==> flow/design.v <==
module pow_5_pipe
(
    input             clock,
    input      [17:0] n,
    output reg [17:0] n_pow_5
);
    reg [17:0] n_1, n_2, n_3;
    reg [17:0] n_pow_2, n_pow_3, n_pow_4;
    always @(posedge clock)
    begin
        n_1 <= n;
        n_2 <= n_1;
        n_3 <= n_2;
        n_pow_2 <= n * n;
        n_pow_3 <= n_pow_2 * n_1;
        n_pow_4 <= n_pow_3 * n_2;
        n_pow_5 <= n_pow_4 * n_3;
    end
endmodule
=== Reports on pow_5_pipe ===
What the tools print for pow_5_pipe, step after step.
Lines are those of the file above, counted from 1.
Operators: Yosys type, input widths -> output width; for muxes data width and select width s.
The mark -- stands for no value.

* Top: pow_5_pipe
* Clock port: clock
* Library: sky130hd
* Timing corner: tt_025C_1v80

=== Word-level counts ===
Yosys after proc, flatten, opt, wreduce and memory -nomap, before mapping. Enables and synchronous resets that opt folds into registers are not counted as muxes. Memory bits, and registers merged into a memory's read port (data or address), are not among the register bits. Print and check cells are not counted. Equal cells are merged and count once.

* Output and inout port bits: 18
* Input port bits: 19
* Register bits: 126

* $mul: 4

{| class="wikitable"
|+ Operator list
! kind !! count
|-
| $mul 18x18->18 || 4
|}

=== Logic depth ===
Longest topological path by Yosys (ltp), each cell counted once; first at word level (registers and memories cut), then after technology mapping (sequential cells cut; the memories' decode and read muxes count).

* Depth in word-level cells: 1
* ABC_AREA: 0
* Depth in mapped cells: 22
* Gate-level depth less buffers: 21

=== Mapped cells and area ===
Source: synth_stat.txt of the flow (Yosys; design flattened, memories mapped). It holds for the ABC_AREA given above (unset counts as 0); a run with the other value may have another netlist.

* Flip-flops: 122
* Mapped cells: 2316
* Chip area (Yosys): 21147.8 sq um

{| class="wikitable"
|+ Cell types
! cell !! count
|-
| sky130_fd_sc_hd__fa_1 || 412
|-
| sky130_fd_sc_hd__ha_1 || 218
|-
| sky130_fd_sc_hd__dfxtp_1 || 122
|-
| sky130_fd_sc_hd__inv_1 || 623
|-
| sky130_fd_sc_hd__and2_1 || 284
|-
| sky130_fd_sc_hd__xnor2_1 || 125
|-
| sky130_fd_sc_hd__nand2_1 || 286
|-
| sky130_fd_sc_hd__xor2_1 || 31
|-
| sky130_fd_sc_hd__clkbuf_1 || 59
|-
| sky130_fd_sc_hd__a21oi_1 || 28
|-
| sky130_fd_sc_hd__a21o_1 || 17
|-
| sky130_fd_sc_hd__nor2_1 || 22
|-
| sky130_fd_sc_hd__o21a_1 || 11
|-
| sky130_fd_sc_hd__nor2b_1 || 9
|-
| sky130_fd_sc_hd__o21ai_0 || 10
|-
| sky130_fd_sc_hd__o21ai_1 || 10
|-
| sky130_fd_sc_hd__nand2b_1 || 5
|-
| sky130_fd_sc_hd__o21bai_1 || 4
|}

Other cell types: 23; their cells: 40.

=== Worst setup path after synthesis ===
Path of least setup slack by OpenSTA after synthesis, without wires, with an ideal clock, recovery checks aside; 20% of the period is set as input and as output delay. Where synthesis merged equal registers, the netlist keeps one of their names.

* Kind: input to register
* From: input port n[3]
* To: register n_pow_2[16]
* Setup time: 70 ps
* Clock period: 6400 ps
* Path slack: 447 ps
* Input delay: 1280 ps
* Time at the first pin: 1280 ps
* Stages: 18
* Path delay: 4673 ps
* Buffers on the path: 1
* Required time: 6330 ps
* Arrival time: 5883 ps
* Period reached after synthesis: 5953 ps

"path delay" is the arrival time less input delay plus setup time.
"stages": output pins that drive a net of the path, with the launching flip-flop's if there is one; two outputs of one cell count as two.
"period reached after synthesis" is the clock period less the worst setup slack; recovery checks do not enter. This is arithmetic on one report: input and output delays are still those of the set period (20% each).
The rows between start and end are the longest chain of elaborated cells between them; the timing report does not say that the signal goes this way. Where chains are equally long, one stands for them.
A line is the first line of the expression or statement that the cell stems from. Yosys adds cells for indexed reads and writes and turns some case tables into memories.

* Path through: sky130_fd_sc_hd__clkbuf_1 > sky130_fd_sc_hd__and2_1 > sky130_fd_sc_hd__inv_1 > sky130_fd_sc_hd__fa_1 > sky130_fd_sc_hd__fa_1 > sky130_fd_sc_hd__inv_1 > sky130_fd_sc_hd__fa_1 > sky130_fd_sc_hd__fa_1 > sky130_fd_sc_hd__fa_1 > sky130_fd_sc_hd__inv_1 > sky130_fd_sc_hd__fa_1 > sky130_fd_sc_hd__inv_1 > sky130_fd_sc_hd__ha_1 > sky130_fd_sc_hd__or3_1 > sky130_fd_sc_hd__o21ai_0 > sky130_fd_sc_hd__a21oi_1 > sky130_fd_sc_hd__a41oi_1 > sky130_fd_sc_hd__a21boi_1
* Cells in the longest elaborated chain: 1
* Elaborated cells between the ends (all ways): 1
* Source lines of those cells: 1

{| class="wikitable"
|+ RTL lines, path after synthesis
! what !! line !! source
|-
| from (decl) || 4 || <nowiki>input      [17:0] n,</nowiki>
|-
| $mul 18x18->18 || 14 || <nowiki>n_pow_2 <= n * n;</nowiki>
|-
| to (assign) || 14 ||
|-
| to (decl) || 8 || <nowiki>reg [17:0] n_pow_2, n_pow_3, n_pow_4;</nowiki>
|}

=== Path in the finished layout ===
Path of least setup slack in the final report of run 1 (OpenROAD, finished layout, wires in). Where an end is a register, its clock arrival counts in the times.
The report prints the path's times to 10 ps; the period is as set.

* Kind: input to register
* From: input port n[4]
* To: register n_pow_2[17]
* Setup time: 90 ps
* Input delay: 1270 ps
* Arrival time: 5990 ps
* Stages: 17
* Clock period: 6330 ps
* Path slack: 710 ps
* Buffers on the path: 3
* Required time: 6710 ps
* Time at the first pin: 1270 ps

The rows between start and end are the longest chain of elaborated cells between them; the timing report does not say that the signal goes this way. Where chains are equally long, one stands for them.

* Path through: sky130_fd_sc_hd__buf_12 > sky130_fd_sc_hd__clkbuf_16 > sky130_fd_sc_hd__and2_4 > sky130_fd_sc_hd__buf_4 > sky130_fd_sc_hd__fa_1 > sky130_fd_sc_hd__fa_1 > sky130_fd_sc_hd__fa_1 > sky130_fd_sc_hd__fa_1 > sky130_fd_sc_hd__fa_1 > sky130_fd_sc_hd__inv_2 > sky130_fd_sc_hd__fa_1 > sky130_fd_sc_hd__inv_2 > sky130_fd_sc_hd__ha_4 > sky130_fd_sc_hd__or3_4 > sky130_fd_sc_hd__a31o_1 > sky130_fd_sc_hd__a21oi_2 > sky130_fd_sc_hd__xnor2_2
* Cells in the longest elaborated chain: 1
* Elaborated cells between the ends (all ways): 1
* Source lines of those cells: 1

{| class="wikitable"
|+ RTL lines, path post-layout
! what !! line !! source
|-
| from (decl) || 4 || <nowiki>input      [17:0] n,</nowiki>
|-
| $mul 18x18->18 || 14 || <nowiki>n_pow_2 <= n * n;</nowiki>
|-
| to (assign) || 14 ||
|-
| to (decl) || 8 || <nowiki>reg [17:0] n_pow_2, n_pow_3, n_pow_4;</nowiki>
|}

Wiki page: pow_5_pipe / flow data

Below are 6 stored runs of the flow (Yosys, OpenROAD; platform sky130hd) on pow_5_pipe, each with its settings and what was measured, unordered. Constraints: input delay and output delay 20% of the set period each, output load 0.01 pF.
"achieved period": clock period set for the run, less the worst setup slack. It is reckoned from that one timing run; input and output delays stay at 20% of the period that was set.
"time of the worst setup path" = time allowed to the worst setup path (clock period - input delay - output delay, where it has them) - its slack; a late launch clock adds to it, a late capture clock takes from it.
"time of the worst setup path" is known to 10 ps.

=== Run 1 ===
{| class="wikitable"
! Setting !! Value
|-
| ABC_AREA || 0
|-
| CAP_MARGIN || 35
|-
| CELL_PAD_IN_SITES_DETAIL_PLACEMENT || 2
|-
| CELL_PAD_IN_SITES_GLOBAL_PLACEMENT || 3
|-
| CORE_MARGIN || 3
|-
| CORE_UTILIZATION || 18
|-
| GPL_ROUTABILITY_DRIVEN || 0
|-
| GPL_TIMING_DRIVEN || 0
|-
| MAX_ROUTING_LAYER || met4
|-
| MIN_ROUTING_LAYER || met2
|-
| PLACE_DENSITY || 0.68
|-
| SETUP_SLACK_MARGIN || 1.22
|-
| SLEW_MARGIN || 0
|-
| period_ns || 6.33
|-
! Result !! Value
|-
| Post-synthesis cell area || 21147.8 sq um
|-
| Die size || 121637.0 sq um
|-
| Standard-cell area of the final layout || 26188.9 sq um
|-
| Final utilization || 22.5%
|-
| Worst slack on setup checks || 715 ps
|-
| Post-route setup TNS || 0 ps
|-
| Post-route worst hold slack || 367 ps
|-
| Achieved period || 5615 ps
|-
| Time of the worst setup path || 4350 ps
|-
| Class of the worst setup path || input to register
|}

=== Run 2 ===
{| class="wikitable"
! Setting !! Value
|-
| ABC_AREA || 0
|-
| CAP_MARGIN || 35
|-
| CELL_PAD_IN_SITES_DETAIL_PLACEMENT || 1
|-
| CELL_PAD_IN_SITES_GLOBAL_PLACEMENT || 3
|-
| CORE_MARGIN || 3
|-
| CORE_UTILIZATION || 18
|-
| GPL_ROUTABILITY_DRIVEN || 1
|-
| GPL_TIMING_DRIVEN || 0
|-
| MAX_ROUTING_LAYER || met4
|-
| MIN_ROUTING_LAYER || met2
|-
| PLACE_DENSITY_LB_ADDON || 0.28
|-
| SLEW_MARGIN || 40
|-
| period_ns || 6.33
|-
! Result !! Value
|-
| Post-synthesis cell area || 21147.8 sq um
|-
| Die size || 121637.0 sq um
|-
| Standard-cell area of the final layout || 24088.1 sq um
|-
| Final utilization || 20.7%
|-
| Worst slack on setup checks || 248 ps
|-
| Post-route setup TNS || 0 ps
|-
| Post-route worst hold slack || 376 ps
|-
| Achieved period || 6082 ps
|-
| Time of the worst setup path || 4820 ps
|-
| Class of the worst setup path || input to register
|}

=== Run 3 ===
{| class="wikitable"
! Setting !! Value
|-
| GPL_TIMING_DRIVEN || 0
|-
| PLACE_DENSITY_LB_ADDON || 0.09
|-
| SETUP_SLACK_MARGIN || 0.51
|-
| SLEW_MARGIN || 25
|-
| period_ns || 6.4
|-
| CAP_MARGIN || 20
|-
| CORE_MARGIN || 2
|-
| CORE_UTILIZATION || 40
|-
! Result !! Value
|-
| Post-synthesis cell area || 21147.8 sq um
|-
| Die size || 54725.6 sq um
|-
| Standard-cell area of the final layout || 23248.5 sq um
|-
| Final utilization || 44.3%
|-
| Worst slack on setup checks || 674 ps
|-
| Post-route setup TNS || 0 ps
|-
| Post-route worst hold slack || 349 ps
|-
| Achieved period || 5726 ps
|-
| Time of the worst setup path || 4450 ps
|-
| Class of the worst setup path || input to register
|}

=== Run 4 ===
{| class="wikitable"
! Setting !! Value
|-
| period_ns || 6.4
|-
| CAP_MARGIN || 20
|-
| CORE_MARGIN || 2
|-
| CORE_UTILIZATION || 40
|-
| SLEW_MARGIN || 20
|-
! Result !! Value
|-
| Post-synthesis cell area || 21147.8 sq um
|-
| Die size || 54725.6 sq um
|-
| Standard-cell area of the final layout || 23103.4 sq um
|-
| Final utilization || 44.1%
|-
| Worst slack on setup checks || 259 ps
|-
| Post-route setup TNS || 0 ps
|-
| Post-route worst hold slack || 358 ps
|-
| Achieved period || 6141 ps
|-
| Time of the worst setup path || 4860 ps
|-
| Class of the worst setup path || input to register
|}

=== Run 5 ===
{| class="wikitable"
! Setting !! Value
|-
| CORE_UTILIZATION || 66
|-
| CTS_CLUSTER_SIZE || 20
|-
| GPL_ROUTABILITY_DRIVEN || 0
|-
| HOLD_SLACK_MARGIN || 0.11
|-
| PLACE_DENSITY_LB_ADDON || 0.3
|-
| SETUP_SLACK_MARGIN || 0.71
|-
| SLEW_MARGIN || 35
|-
| period_ns || 3.78
|-
| CAP_MARGIN || 20
|-
| CORE_MARGIN || 2
|-
! Result !! Value
|-
| Post-synthesis cell area || 21147.8 sq um
|-
| Die size || 33490.8 sq um
|-
| Standard-cell area of the final layout || 28009.4 sq um
|-
| Final utilization || 88.8%
|-
| Worst slack on setup checks || -1943 ps
|-
| Post-route setup TNS || -45686 ps
|-
| Post-route worst hold slack || 375 ps
|-
| Achieved period || 5723 ps
|-
| Time of the worst setup path || 5720 ps
|-
| Class of the worst setup path || register to register
|}

=== Run 6 ===
{| class="wikitable"
! Setting !! Value
|-
| CORE_UTILIZATION || 69
|-
| period_ns || 6.23
|-
| CAP_MARGIN || 20
|-
| CORE_MARGIN || 2
|-
| SLEW_MARGIN || 20
|-
! Result !! Value
|-
| Post-synthesis cell area || 21147.8 sq um
|-
| Die size || 32066.1 sq um
|-
| Standard-cell area of the final layout || 22880.7 sq um
|-
| Final utilization || 75.4%
|-
| Worst slack on setup checks || 318 ps
|-
| Post-route setup TNS || 0 ps
|-
| Post-route worst hold slack || 345 ps
|-
| Achieved period || 5912 ps
|-
| Time of the worst setup path || 4670 ps
|-
| Class of the worst setup path || input to register
|}
